==> flow/design.v <==
`timescale 1ns / 1ps
module bnn_core #(
    parameter  STRIDE = 1,
    parameter  IN_CHANNEL = 3,
    parameter  OUT_CHANNEL = 3,
    parameter  WEGT_WIDTH = 3,
    parameter  IN_DATA_WIDTH = 28,
    parameter  IN_DATA_1CH = IN_DATA_WIDTH ** 2,
    parameter  IN_DATA_SIZE = IN_DATA_1CH * IN_CHANNEL,
    parameter  WEGT_1CH = WEGT_WIDTH ** 2,
    parameter  WEGT_SIZE = WEGT_1CH * IN_CHANNEL,
    parameter  WEGTS_SIZE = OUT_CHANNEL * WEGT_SIZE,
    parameter  OUT_DATA_WIDTH = (IN_DATA_WIDTH - WEGT_WIDTH) / STRIDE +1,
    parameter  OUT_DATA_1CH = OUT_DATA_WIDTH ** 2,
    parameter  OUT_DATA_SIZE = OUT_CHANNEL * OUT_DATA_1CH,
    parameter  NUM_BUF = WEGT_WIDTH * IN_CHANNEL,
    parameter CORE_DELAY = 5
)(
	input	wire	                    clk,
	input	wire	                    reset_n,
    input   wire [WEGT_SIZE -1: 0]      i_weight,       
    input   wire [IN_DATA_WIDTH -1:0]   i_data,         
    input   wire                        i_valid,
    input   wire [CORE_DELAY - 1 : 0]   i_calc_valid,
	output  reg                         o_valid,
	output  reg  [OUT_DATA_WIDTH -1: 0] o_result        
    );
reg [1 : 0] core_channel_cnt;
always @(posedge clk or negedge reset_n) begin
    if(!reset_n) begin
        core_channel_cnt <= 0;
    end
    else if(i_valid) begin
        if(core_channel_cnt == 2) begin
            core_channel_cnt <= 0;
        end
        else begin
            core_channel_cnt <= core_channel_cnt + 1;
        end
    end
    else begin
        core_channel_cnt <= 0;
    end
end
integer i, j;
reg [IN_DATA_WIDTH - 1 : 0] r_input_mem_data [NUM_BUF - 1 : 0];
always @(posedge clk or negedge reset_n) begin
	if(!reset_n) begin
		for(i = 0; i < NUM_BUF; i = i + 1) begin
			r_input_mem_data[i] <= {IN_DATA_WIDTH{1'b0}};
		end
	end
	else if(i_valid && core_channel_cnt == 0) begin		 
		for(i = 0; i < IN_CHANNEL; i = i + 1) begin
			r_input_mem_data[i * WEGT_WIDTH] 	    <= r_input_mem_data[i * WEGT_WIDTH + 1];
			r_input_mem_data[i * WEGT_WIDTH + 1] 	<= r_input_mem_data[i * WEGT_WIDTH + 2];
		end
		r_input_mem_data[2] <= i_data;
		r_input_mem_data[5] <= 0;
		r_input_mem_data[8] <= 0;
	end
	else if(i_valid) begin
		r_input_mem_data[core_channel_cnt * WEGT_WIDTH + 2] <= i_data;
	end
end
reg [WEGT_SIZE - 1 : 0] r_weight;
always @(posedge clk or negedge reset_n) begin
    if(!reset_n) begin
        r_weight <= {WEGT_SIZE{1'b0}};
    end
    else if(i_valid) begin
        r_weight <= i_weight;
    end
end
wire [WEGT_SIZE - 1 : 0] sliced_input [OUT_DATA_WIDTH - 1 : 0];
genvar a,b,c;
generate
	for(a = 0; a < OUT_DATA_WIDTH; a = a + 1) begin
		for(b = 0; b < IN_CHANNEL; b = b + 1) begin
			for(c = 0; c < WEGT_WIDTH; c = c + 1) begin
				assign sliced_input[a][(WEGT_SIZE - 1) - b * WEGT_1CH - c * WEGT_WIDTH -: WEGT_WIDTH] 
				= r_input_mem_data[b * WEGT_WIDTH + c][(IN_DATA_WIDTH - 1) - a -: WEGT_WIDTH];
			end
		end
	end
endgenerate
reg [WEGT_SIZE - 1 : 0 ] r_sliced_input [OUT_DATA_WIDTH - 1 : 0];
always @(posedge clk or negedge reset_n) begin
	if(!reset_n) begin
		for(i = 0; i < OUT_DATA_WIDTH; i = i + 1) begin
			r_sliced_input[i] <= {WEGT_SIZE{1'b0}};
		end
	end
	else if(i_calc_valid[1]) begin
		for(i = 0; i < OUT_DATA_WIDTH; i = i + 1) begin
			r_sliced_input[i] <= sliced_input[i];
		end
	end
end
wire [WEGT_SIZE - 1 : 0] xnor_result [OUT_DATA_WIDTH - 1 : 0];
genvar d;
generate
	for(d = 0; d < OUT_DATA_WIDTH; d = d + 1) begin
		assign xnor_result[d] = ~ (r_sliced_input[d] ^ r_weight);
	end
endgenerate
reg [WEGT_SIZE - 1 : 0] r_xnor_result [OUT_DATA_WIDTH - 1 : 0];
always @(posedge clk or negedge reset_n) begin
	if(!reset_n) begin
		for(i = 0; i < OUT_DATA_WIDTH; i = i + 1) begin
			r_xnor_result[i] <= {WEGT_SIZE{1'b0}};
		end
	end
	else if(i_calc_valid[2]) begin
		for(i = 0; i < OUT_DATA_WIDTH; i = i + 1) begin
			r_xnor_result[i] <= xnor_result[i];
		end
	end
end
reg [4 : 0] popcnt_result [OUT_DATA_WIDTH - 1 : 0];
always @(*) begin
	for(i = 0; i < OUT_DATA_WIDTH; i = i + 1) begin
		popcnt_result[i] = 0;
		for(j = 0; j < WEGT_SIZE; j = j + 1) begin
			popcnt_result[i] = popcnt_result[i] + r_xnor_result[i][j];
		end
	end
end
reg [4 : 0] r_popcnt_result [OUT_DATA_WIDTH - 1 : 0];
always @(posedge clk or negedge reset_n) begin
	if(!reset_n) begin
		for(i = 0; i < OUT_DATA_WIDTH; i = i + 1) begin
			r_popcnt_result[i] <= {WEGT_SIZE{1'b0}};
		end
	end
	else if(i_calc_valid[3]) begin
		for(i = 0; i < OUT_DATA_WIDTH; i = i + 1) begin
			r_popcnt_result[i] <= popcnt_result[i];
		end
	end
end
wire [OUT_DATA_WIDTH - 1 : 0] result;
genvar e;
generate
	for(e = 0; e < OUT_DATA_WIDTH; e = e + 1) begin
		assign result[(OUT_DATA_WIDTH - 1) - e] = (r_popcnt_result[e] << 1) > WEGT_SIZE ? 1 : 0;
	end
endgenerate
always @(posedge clk or negedge reset_n) begin
	if(!reset_n) begin
		o_result <= {WEGT_SIZE{1'b0}};
	end
	else if(i_calc_valid[4]) begin
		o_result <= result;
	end
end
always @(posedge clk or negedge reset_n) begin
    if(!reset_n) begin
        o_valid <= 0;
    end
    else begin
        o_valid <= i_calc_valid[4];
    end
end
endmodule
`timescale 1ns / 1ps
module bnn_layer
#(
	parameter CNT_BIT = 31,
	parameter IN_MEM_DWIDTH = 28,
	parameter IN_MEM_AWIDTH = 7,
	parameter IN_MEM_DEPTH  = 84,
	parameter WEGT_MEM_DWIDTH = 27,
	parameter WEGT_MEM_AWIDTH = 2,
	parameter WEGT_MEM_DEPTH  = 3,
	parameter OUT_MEM_DWIDTH = 26,
	parameter OUT_MEM_AWIDTH = 5,
	parameter OUT_MEM_DEPTH  = 78,
    parameter  STRIDE = 1,
    parameter  IN_CHANNEL = 3,
    parameter  OUT_CHANNEL = 3,
    parameter  WEGT_WIDTH = 3,
    parameter  IN_DATA_WIDTH = 28,
    parameter  IN_DATA_1CH = IN_DATA_WIDTH ** 2,
    parameter  IN_DATA_SIZE = IN_DATA_1CH * IN_CHANNEL,  
    parameter  WEGT_1CH = WEGT_WIDTH ** 2,
    parameter  WEGT_SIZE = WEGT_1CH * IN_CHANNEL,
    parameter  WEGTS_SIZE = OUT_CHANNEL * WEGT_SIZE,
    parameter  OUT_DATA_WIDTH = (IN_DATA_WIDTH - WEGT_WIDTH) / STRIDE +1,
    parameter  OUT_DATA_1CH = OUT_DATA_WIDTH ** 2,
    parameter  OUT_DATA_SIZE = OUT_CHANNEL * OUT_DATA_1CH,
    parameter  NUM_BUF = WEGT_WIDTH * IN_CHANNEL,
    parameter  STATE_WIDTH = 3,
    parameter  CORE_DELAY = 5
)
(
    input 				        clk,
    input 				        reset_n,
	input 				        i_run,
	input  [CNT_BIT-1:0]	    i_num_cnt,
	output   			        o_idle,
	output   			        o_read,
	output                      o_write,
	output  			        o_done,
	output[IN_MEM_AWIDTH-1:0] 	addr_input,
	output 				        ce_input,
	output 				        we_input,
	input [IN_MEM_DWIDTH-1:0]   q_input,
	output[IN_MEM_DWIDTH-1:0] 	d_input,
	output[WEGT_MEM_AWIDTH-1:0] addr_weight,
	output 				        ce_weight,
	output 				        we_weight,
	input [WEGT_MEM_DWIDTH-1:0] q_weight,
	output[WEGT_MEM_DWIDTH-1:0] d_weight,
    output[OUT_MEM_AWIDTH-1:0] 	addr_output,
	output 				        ce_output,
	output 				        we_output,
	input [OUT_MEM_DWIDTH-1:0]  q_output,
	output[OUT_MEM_DWIDTH-1:0] 	d_output
    );
localparam S_IDLE	= 2'b00;
localparam S_RUN	= 2'b01;
localparam S_DONE  	= 2'b10;
reg [1:0] c_state_read;  
reg [1:0] n_state_read;  
reg [1:0] c_state_write;  
reg [1:0] n_state_write;  
wire      is_write_start;
wire      calc_valid;
wire      out_channel_end;
wire      wegt_read;
wire      result_valid;
wire	  is_write_done;
wire	  is_read_done;
always @(posedge clk or negedge reset_n) begin
    if(!reset_n) begin
		c_state_read <= S_IDLE;
    end else begin
		c_state_read <= n_state_read;
    end
end
always @(posedge clk or negedge reset_n) begin
    if(!reset_n) begin
		c_state_write <= S_IDLE;
    end else begin
		c_state_write <= n_state_write;
    end
end
always @(*) 
begin
	n_state_read = c_state_read;  
	case(c_state_read)
	S_IDLE	: if(i_run)
				n_state_read = S_RUN;
	S_RUN   : if(is_read_done)
				n_state_read = S_DONE;
	S_DONE	: n_state_read 	 = S_IDLE;
	endcase
end 
always @(*) 
begin
	n_state_write = c_state_write;  
	case(c_state_write)
	S_IDLE	: if(is_write_start)
				n_state_write = S_RUN;
	S_RUN   : if(is_write_done)
				n_state_write = S_DONE;
	S_DONE	: n_state_write   = S_IDLE;
	endcase
end 
assign o_idle 		= (c_state_read == S_IDLE) && (c_state_write == S_IDLE);
assign o_read 		= (c_state_read == S_RUN);
assign o_write 		= (c_state_write == S_RUN);
assign o_done 		= (c_state_write == S_DONE);  
reg [CNT_BIT-1:0] num_cnt;
reg [3:0] o_write_cnt;
always @(posedge clk or negedge reset_n) begin
    if(!reset_n) begin
        num_cnt <= 0;  
    end else if (i_run) begin
        num_cnt <= i_num_cnt;
	end else if (o_done) begin
		num_cnt <= 0;
	end
end
reg [1:0] in_channel_cnt;
always @(posedge clk or negedge reset_n) begin	 
	if(!reset_n) begin
		in_channel_cnt <= 1;
	end
	else if(in_channel_cnt >= 2) begin
		in_channel_cnt <= 0;
	end
	else if(o_read) begin
		in_channel_cnt <= in_channel_cnt + 1;
	end
end
reg [2 : 0] out_channel_cnt;
always @(posedge clk or negedge reset_n) begin
	if(!reset_n) begin
		out_channel_cnt <= 0;
	end
	else if(out_channel_end) begin
		out_channel_cnt <= out_channel_cnt + 1;
	end
	else if(out_channel_cnt == OUT_CHANNEL) begin
		out_channel_cnt <= 0;
	end
end
reg [IN_DATA_WIDTH - 1 : 0] row_cnt;
always @(posedge clk or negedge reset_n) begin	
	if(!reset_n) begin
		row_cnt <= 0;
	end
	else if(row_cnt >= IN_DATA_WIDTH) begin
		row_cnt <= 0;
	end
	else if(o_read && in_channel_cnt == 2) begin
		row_cnt <= row_cnt + 1;
	end
end
reg [CORE_DELAY - 1 : 0] r_calc_valid;
always @(posedge clk or negedge reset_n) begin
	if(!reset_n) begin
		r_calc_valid <= {CORE_DELAY{1'b0}};
	end
	else begin
		r_calc_valid <= {r_calc_valid[CORE_DELAY - 2 : 0],{calc_valid}};
	end
end
reg [CNT_BIT-1:0] addr_cnt_read_input;
reg [CNT_BIT-1:0] addr_cnt_read_weight; 
reg [CNT_BIT-1:0] addr_cnt_write;
assign is_read_done  = o_read  && (out_channel_cnt == OUT_CHANNEL - 1) && out_channel_end ;
assign is_write_done = o_write && (addr_cnt_write == OUT_MEM_DEPTH - 1) && (|r_calc_valid == 0);
assign calc_valid	= o_read && (in_channel_cnt == 0) && (row_cnt > 2);
assign out_channel_end = (addr_cnt_read_input == IN_MEM_DEPTH - 1); 
assign wegt_read    = o_read && (out_channel_cnt > 0) && (in_channel_cnt == 0) &&(row_cnt == 2);
always @(posedge clk or negedge reset_n) begin
    if(!reset_n) begin
        addr_cnt_read_input <= 0;  
    end else if (is_read_done | out_channel_end) begin
        addr_cnt_read_input <= 0; 
    end else if (o_read) begin
        addr_cnt_read_input <= IN_DATA_WIDTH * in_channel_cnt + row_cnt;
	end
end
always @(posedge clk or negedge reset_n) begin
    if(!reset_n) begin
        addr_cnt_read_weight <= 0;  
    end else if (is_read_done) begin
        addr_cnt_read_weight <= 0; 
    end else if (wegt_read) begin
        addr_cnt_read_weight <= addr_cnt_read_weight + 1;
	end
end
always @(posedge clk or negedge reset_n) begin
    if(!reset_n) begin
        addr_cnt_write <= 0;  
    end else if (is_write_done) begin
        addr_cnt_write <= 0; 
    end else if (o_write && result_valid ) begin
        addr_cnt_write <= addr_cnt_write + 1;
	end
end
reg  r_valid;
always @(posedge clk or negedge reset_n) begin
    if(!reset_n) begin
        r_valid <= {IN_MEM_DWIDTH{1'b0}};  
    end else begin
	    r_valid <= o_read;  
    end
end
assign addr_input 	= addr_cnt_read_input;
assign ce_input 	= o_read;
assign we_input 	= 1'b0;  
assign d_input		= {IN_MEM_DWIDTH{1'b0}};  
wire [IN_MEM_DWIDTH - 1 : 0]    input_mem_data;
assign input_mem_data = q_input;
assign addr_weight 	= addr_cnt_read_weight;
assign ce_weight 	= o_read;    
assign we_weight 	= 1'b0;  
assign d_weight		= {IN_MEM_DWIDTH{1'b0}};  
wire [WEGT_MEM_DWIDTH - 1:0] 	weight_mem_data;
assign weight_mem_data = q_weight; 
wire [OUT_MEM_DWIDTH-1:0] w_result;
bnn_core #(
.WEGT_WIDTH     (WEGT_WIDTH),
.IN_DATA_WIDTH  (IN_DATA_WIDTH),
.STRIDE         (STRIDE),
.IN_CHANNEL     (IN_CHANNEL),
.OUT_CHANNEL    (OUT_CHANNEL)
) u_bnn_core (
.clk            (clk),
.reset_n        (reset_n),
.i_weight       (weight_mem_data),
.i_data         (input_mem_data),
.i_valid	    (r_valid),
.i_calc_valid   (r_calc_valid),
.o_valid        (result_valid),
.o_result       (w_result)
);
assign is_write_start = r_calc_valid[4];
assign addr_output 	= addr_cnt_write;
assign ce_output 	= o_write && result_valid;
assign we_output 	= o_write;
assign d_output		= w_result;
endmodule
module bnn_layer0 (
    input  wire        clk,
    input  wire        reset_n,
    input  wire        i_run,
    output wire        o_idle,
    output wire        o_done,
    output wire [6:0]  addr_input,
    output wire        ce_input,
    input  wire [27:0] q_input,
    output wire [1:0]  addr_weight,
    output wire        ce_weight,
    input  wire [26:0] q_weight,
    output wire [6:0]  addr_output,
    output wire        we_output,
    output wire [25:0] d_output
);
wire        w_read, w_write;
wire        w_we_input, w_we_weight, w_ce_output, w_we_output;
wire [27:0] w_d_input;
wire [26:0] w_d_weight;
bnn_layer #(
    .CNT_BIT         (31),
    .IN_MEM_DWIDTH   (28),
    .IN_MEM_AWIDTH   (7),
    .IN_MEM_DEPTH    (84),
    .WEGT_MEM_DWIDTH (27),
    .WEGT_MEM_AWIDTH (2),
    .WEGT_MEM_DEPTH  (3),
    .OUT_MEM_DWIDTH  (26),
    .OUT_MEM_AWIDTH  (7),
    .OUT_MEM_DEPTH   (78),
    .WEGT_WIDTH      (3),
    .IN_DATA_WIDTH   (28),
    .STRIDE          (1),
    .IN_CHANNEL      (3),
    .OUT_CHANNEL     (3)
) u_bnn_layer (
    .clk         (clk),
    .reset_n     (reset_n),
    .i_run       (i_run),
    .i_num_cnt   (31'd84),
    .o_idle      (o_idle),
    .o_read      (w_read),
    .o_write     (w_write),
    .o_done      (o_done),
    .addr_input  (addr_input),
    .ce_input    (ce_input),
    .we_input    (w_we_input),
    .q_input     (q_input),
    .d_input     (w_d_input),
    .addr_weight (addr_weight),
    .ce_weight   (ce_weight),
    .we_weight   (w_we_weight),
    .q_weight    (q_weight),
    .d_weight    (w_d_weight),
    .addr_output (addr_output),
    .ce_output   (w_ce_output),
    .we_output   (w_we_output),
    .q_output    (26'd0),
    .d_output    (d_output)
);
assign we_output = w_ce_output & w_we_output;
endmodule
Step by step through the tools: bnn_layer0
The steps from the RTL of bnn_layer0 to its reports follow in flow order.
Lines are those of the file above, counted from 1.
Operators carry their Yosys type and port widths (W data, S select, Z words).
Library cell names are shortened.
{"block": "design", "top": "bnn_layer0", "clk_port": "clk", "library": "sky130hd", "pvt_corner": "tt_025C_1v80"}

Word level
Yosys after proc, flatten, opt, wreduce and memory -nomap, before mapping. Print and check cells are not counted. Equal cells are merged and count once.
{"block": "bits", "out_inout_bits": 47, "reg_bits": 1978, "word_cells": 1016}
{"block": "op_classes", "n_reduce_logical": 49, "n_logic": 54, "muxes": 73, "n_mul": 2, "cmp": 30, "add_sub_neg": 684, "equal": 23}
{"block": "op_table", "operator": "$add A5 B1 Y5", "count": 572}
{"block": "op_table", "operator": "$mux W28", "count": 29}
{"block": "op_table", "operator": "$xor A27 B27 Y27", "count": 26}
{"block": "op_table", "operator": "$not A27 Y27", "count": 26}
{"block": "op_table", "operator": "$mux W31", "count": 6}
{"block": "op_table", "operator": "$gt A6 B5 Y1 const B", "count": 26}
{"block": "op_table", "operator": "$add A4 B1 Y5", "count": 26}
{"block": "op_table", "operator": "$add A3 B1 Y4", "count": 26}
{"block": "op_table", "operator": "$add A2 B1 Y3", "count": 26}
{"block": "op_table", "operator": "$add A31 B1 Y31 const B", "count": 2}
{"block": "op_table", "operator": "$eq A31 B7 Y1 const B", "count": 2}
{"block": "op_table", "operator": "$add A1 B1 Y2", "count": 26}
{"block": "op_table", "operator": "$reduce_bool A2 Y1", "count": 16}
{"block": "op_table", "operator": "$logic_not A32 Y1", "count": 1}
{"block": "op_table", "operator": "$add A31 B28 Y31", "count": 1}
{"block": "op_table", "operator": "$add A28 B1 Y28 const B", "count": 1}
{"block": "op_table", "operator": "$gt A28 B2 Y1 const B", "count": 1}
{"block": "op_table", "operator": "$eq A28 B2 Y1 const B", "count": 1}
{"block": "op_table", "operator": "$ge A28 B5 Y1 const B", "count": 1}
{"block": "op_table", "operator": "$mux W1", "count": 26}
{"block": "op_table", "operator": "$reduce_and A2 Y1", "count": 9}
{"block": "op_table", "operator": "$eq A4 B3 Y1 const B", "count": 4}
{"block": "op_table", "operator": "$mux W2", "count": 8}
{"block": "op_table", "operator": "$logic_and A1 B1 Y1", "count": 13}
{"block": "op_table", "operator": "$pmux W2 S3", "count": 2}
{"block": "op_table", "operator": "$mul A3 B2 Y5 const A", "count": 1}
{"block": "op_table", "operator": "$eq A2 B2 Y1 const B", "count": 4}
{"block": "op_table", "operator": "$mul A2 B2 Y4 const B", "count": 1}
Other operator kinds: 20; their cells: 32.

Logic depth
Longest topological path by Yosys (ltp), each cell counted once; first at word level (registers and memories cut), then after technology mapping (sequential cells cut; the memories' decode and read muxes count).
{"block": "depth", "depth_word": 26, "abc_area": 1, "mapped_depth": 19, "depth_no_buf": 19}

Mapped cells and area
The flow's flattened synthesis, as Yosys stat reports it; memories are mapped. The netlist is that of the ABC_AREA named above (0 if unset); the other value can give another one.
{"block": "by_type", "type": "dfrtp_1", "count": 1470, "type_area_um2": 3.68E+04}
{"block": "by_type", "type": "fa_1", "count": 469, "type_area_um2": 9.39E+03}
{"block": "by_type", "type": "nand2_1", "count": 2213, "type_area_um2": 8.31E+03}
{"block": "by_type", "type": "inv_1", "count": 1429, "type_area_um2": 5.36E+03}
{"block": "by_type", "type": "a31oi_1", "count": 656, "type_area_um2": 4.1E+03}
{"block": "by_type", "type": "nor2_1", "count": 868, "type_area_um2": 3.26E+03}
{"block": "by_type", "type": "ha_1", "count": 253, "type_area_um2": 3.17E+03}
{"block": "by_type", "type": "o21ai_0", "count": 553, "type_area_um2": 2.77E+03}
{"block": "by_type", "type": "nand3_1", "count": 236, "type_area_um2": 1.18E+03}
{"block": "by_type", "type": "xor2_1", "count": 131, "type_area_um2": 1147.35}
{"block": "by_type", "type": "buf_2", "count": 168, "type_area_um2": 840.806}
{"block": "by_type", "type": "clkbuf_1", "count": 223, "type_area_um2": 837.053}
{"block": "by_type", "type": "a21oi_1", "count": 127, "type_area_um2": 635.61}
{"block": "by_type", "type": "o21ai_1", "count": 109, "type_area_um2": 545.523}
{"block": "by_type", "type": "a21o_1", "count": 26, "type_area_um2": 195.187}
{"block": "by_type", "type": "buf_4", "count": 26, "type_area_um2": 195.187}
{"block": "by_type", "type": "xnor2_1", "count": 20, "type_area_um2": 175.168}
{"block": "by_type", "type": "nand4_1", "count": 25, "type_area_um2": 156.4}
Other cell types: 20; their cells: 112.
{"block": "mapped", "stdcells": 9114, "ffs": 1473, "mapped_area_um2": 79765.3}

Path before layout
OpenSTA on the mapped netlist: ideal clock, no wires. The path of least setup slack (recovery checks aside). Input and output delay are each 20% of the period. Register names are those of the netlist, which keeps one name where synthesis merged equal registers.
{"block": "synth_path", "path_kind": "reg2reg", "start": "reg u_bnn_layer.u_bnn_core.r_xnor_result[7][17]", "end": "reg u_bnn_layer.u_bnn_core.r_popcnt_result[7][4]", "t_required_ns": 5.867, "stages": 20, "setup_slack_ns": 1.073, "setup_time_ns": 0.133, "t_arrival_ns": 4.794, "tclk_ns": 6.0, "t_first_pin_ns": 0.000, "n_path_buf": 0, "delay_ns": 4.927, "synth_period_reached_ns": 4.927}
"delay_ns" is the arrival time less input delay plus setup time.
"stages": output pins that drive a net of the path, with the launching flip-flop's if there is one; two outputs of one cell count as two.
"synth_period_reached_ns" is the clock period less the worst setup slack; recovery checks do not enter. This is arithmetic on one report: input and output delays are still those of the set period (20% each).
Between the ends stands the longest chain of elaborated cells between them, by number of cells; it is not shown to be the way that was timed. Of several equally long chains one is given.
A line is the first line of the expression or statement that the cell stems from. Yosys adds cells for indexed reads and writes and turns some case tables into memories.
{"block": "synth_between", "cell_sequence": "dfrtp_1 -> fa_1 -> inv_1 -> fa_1 -> inv_1 -> fa_1 -> inv_1 -> fa_1 -> fa_1 -> fa_1 -> inv_1 -> ha_1 -> a21o_1 -> inv_1 -> fa_1 -> inv_1 -> nand3_1 -> nand2_1 -> xnor2_1 -> o21ai_0", "elab_chain_cells": 10}
{"block": "synth_lines", "element": "start, declared", "line_no": 107, "source": "reg [WEGT_SIZE - 1 : 0] r_xnor_result [OUT_DATA_WIDTH - 1 : 0];"}
{"block": "synth_lines", "element": "start, assigned", "line_no": 111, "source": "r_xnor_result[i] <= {WEGT_SIZE{1'b0}};"}
{"block": "synth_lines", "element": "start, assigned", "line_no": 116, "source": "r_xnor_result[i] <= xnor_result[i];"}
{"block": "synth_lines", "element": "$add A5 B1 Y5 x10", "line_no": 125, "source": "popcnt_result[i] = popcnt_result[i] + r_xnor_result[i][j];"}
{"block": "synth_lines", "element": "end, assigned", "line_no": 133, "source": "r_popcnt_result[i] <= {WEGT_SIZE{1'b0}};"}
{"block": "synth_lines", "element": "end, assigned", "line_no": 138, "source": "r_popcnt_result[i] <= popcnt_result[i];"}
{"block": "synth_lines", "element": "end, declared", "line_no": 129, "source": "reg [4 : 0] r_popcnt_result [OUT_DATA_WIDTH - 1 : 0];"}

Timing after layout
Path of least setup slack in the final report of run 1 (OpenROAD, finished layout, wires in). Where an end is a register, its clock arrival counts in the times.
{"block": "layout_path", "path_kind": "reg2reg", "start": "reg u_bnn_layer.u_bnn_core.r_xnor_result[17][17]", "end": "reg u_bnn_layer.u_bnn_core.r_popcnt_result[17][4]", "setup_slack_ns": -0.42, "setup_time_ns": 0.13, "n_path_buf": 0, "t_first_pin_ns": 0.86, "t_required_ns": 5.48, "stages": 19, "tclk_ns": 4.75, "t_arrival_ns": 5.91}
Between the ends stands the longest chain of elaborated cells between them, by number of cells; it is not shown to be the way that was timed. Of several equally long chains one is given.
{"block": "layout_between", "cell_sequence": "dfrtp_1 -> fa_1 -> inv_1 -> fa_1 -> inv_2 -> fa_1 -> inv_2 -> fa_1 -> fa_1 -> fa_1 -> inv_1 -> ha_1 -> a21o_1 -> fa_2 -> a21oi_2 -> nor2_1 -> nor2_1 -> xor2_1 -> o21ai_1", "elab_chain_cells": 10}
{"block": "layout_lines", "element": "start, declared", "line_no": 107, "source": "reg [WEGT_SIZE - 1 : 0] r_xnor_result [OUT_DATA_WIDTH - 1 : 0];"}
{"block": "layout_lines", "element": "start, assigned", "line_no": 111, "source": "r_xnor_result[i] <= {WEGT_SIZE{1'b0}};"}
{"block": "layout_lines", "element": "start, assigned", "line_no": 116, "source": "r_xnor_result[i] <= xnor_result[i];"}
{"block": "layout_lines", "element": "$add A5 B1 Y5 x10", "line_no": 125, "source": "popcnt_result[i] = popcnt_result[i] + r_xnor_result[i][j];"}
{"block": "layout_lines", "element": "end, assigned", "line_no": 133, "source": "r_popcnt_result[i] <= {WEGT_SIZE{1'b0}};"}
{"block": "layout_lines", "element": "end, assigned", "line_no": 138, "source": "r_popcnt_result[i] <= popcnt_result[i];"}
{"block": "layout_lines", "element": "end, declared", "line_no": 129, "source": "reg [4 : 0] r_popcnt_result [OUT_DATA_WIDTH - 1 : 0];"}

# Flow runs of bnn_layer0

Below are 4 stored runs of the flow (Yosys, OpenROAD; platform sky130hd) on bnn_layer0, each with its settings and what was measured, unordered. Constraints: input delay and output delay 20% of the set period each, output load 0.01 pF.

{"run": "run 1", "settings": { "ABC_AREA": 1, "CAP_MARGIN": 25, "CELL_PAD_IN_SITES_DETAIL_PLACEMENT": 1, "CORE_UTILIZATION": 40, "GPL_ROUTABILITY_DRIVEN": 0, "MAX_ROUTING_LAYER": "met4", "MIN_ROUTING_LAYER": "met2", "PLACE_DENSITY_LB_ADDON": 0.12, "period_ns": 4.75, "CORE_MARGIN": 2, "SLEW_MARGIN": 20 }, "results": { "setup_worst_slack_ns": -0.422, "dieArea_um2": 203000.0, "finish.utilization_pct": 45.8, "setup_tns_ns": -12.330, "yosys.chip_area_um2": 79765.3 }}
{"run": "run 2", "settings": { "CAP_MARGIN": 10, "CELL_PAD_IN_SITES_GLOBAL_PLACEMENT": 3, "CORE_ASPECT_RATIO": 0.55, "CORE_MARGIN": 8, "CORE_UTILIZATION": 25, "CTS_CLUSTER_DIAMETER": 198, "CTS_CLUSTER_SIZE": 34, "GPL_TIMING_DRIVEN": 1, "HOLD_SLACK_MARGIN": 0.05, "MAX_ROUTING_LAYER": "met4", "MIN_ROUTING_LAYER": "met1", "PLACE_DENSITY_LB_ADDON": 0.15, "SETUP_SLACK_MARGIN": 0.48, "SLEW_MARGIN": 35, "TNS_END_PERCENT": 70, "period_ns": 4.93 }, "results": { "setup_worst_slack_ns": -0.212, "dieArea_um2": 332695.0, "finish.utilization_pct": 28.3, "setup_tns_ns": -4.212, "yosys.chip_area_um2": 78427.7 }}
{"run": "run 3", "settings": { "ABC_AREA": 1, "CAP_MARGIN": 30, "CELL_PAD_IN_SITES_GLOBAL_PLACEMENT": 0, "CORE_ASPECT_RATIO": 1.67, "CORE_UTILIZATION": 52, "CTS_CLUSTER_DIAMETER": 130, "MAX_ROUTING_LAYER": "met5", "MIN_ROUTING_LAYER": "met1", "PLACE_DENSITY_LB_ADDON": 0.28, "period_ns": 7.78, "CORE_MARGIN": 2, "SLEW_MARGIN": 20 }, "results": { "setup_worst_slack_ns": 2.565, "dieArea_um2": 156646.0, "finish.utilization_pct": 57.5, "setup_tns_ns": 0.000, "yosys.chip_area_um2": 79765.3 }}
{"run": "run 4", "settings": { "CORE_UTILIZATION": 37, "GPL_TIMING_DRIVEN": 1, "MIN_ROUTING_LAYER": "met1", "PLACE_DENSITY_LB_ADDON": 0.1, "SLEW_MARGIN": 35, "TNS_END_PERCENT": 30, "period_ns": 7.16, "CAP_MARGIN": 20, "CORE_MARGIN": 2 }, "results": { "setup_worst_slack_ns": 1.843, "dieArea_um2": 215667.0, "finish.utilization_pct": 42.0, "setup_tns_ns": 0.000, "yosys.chip_area_um2": 78427.7 }}
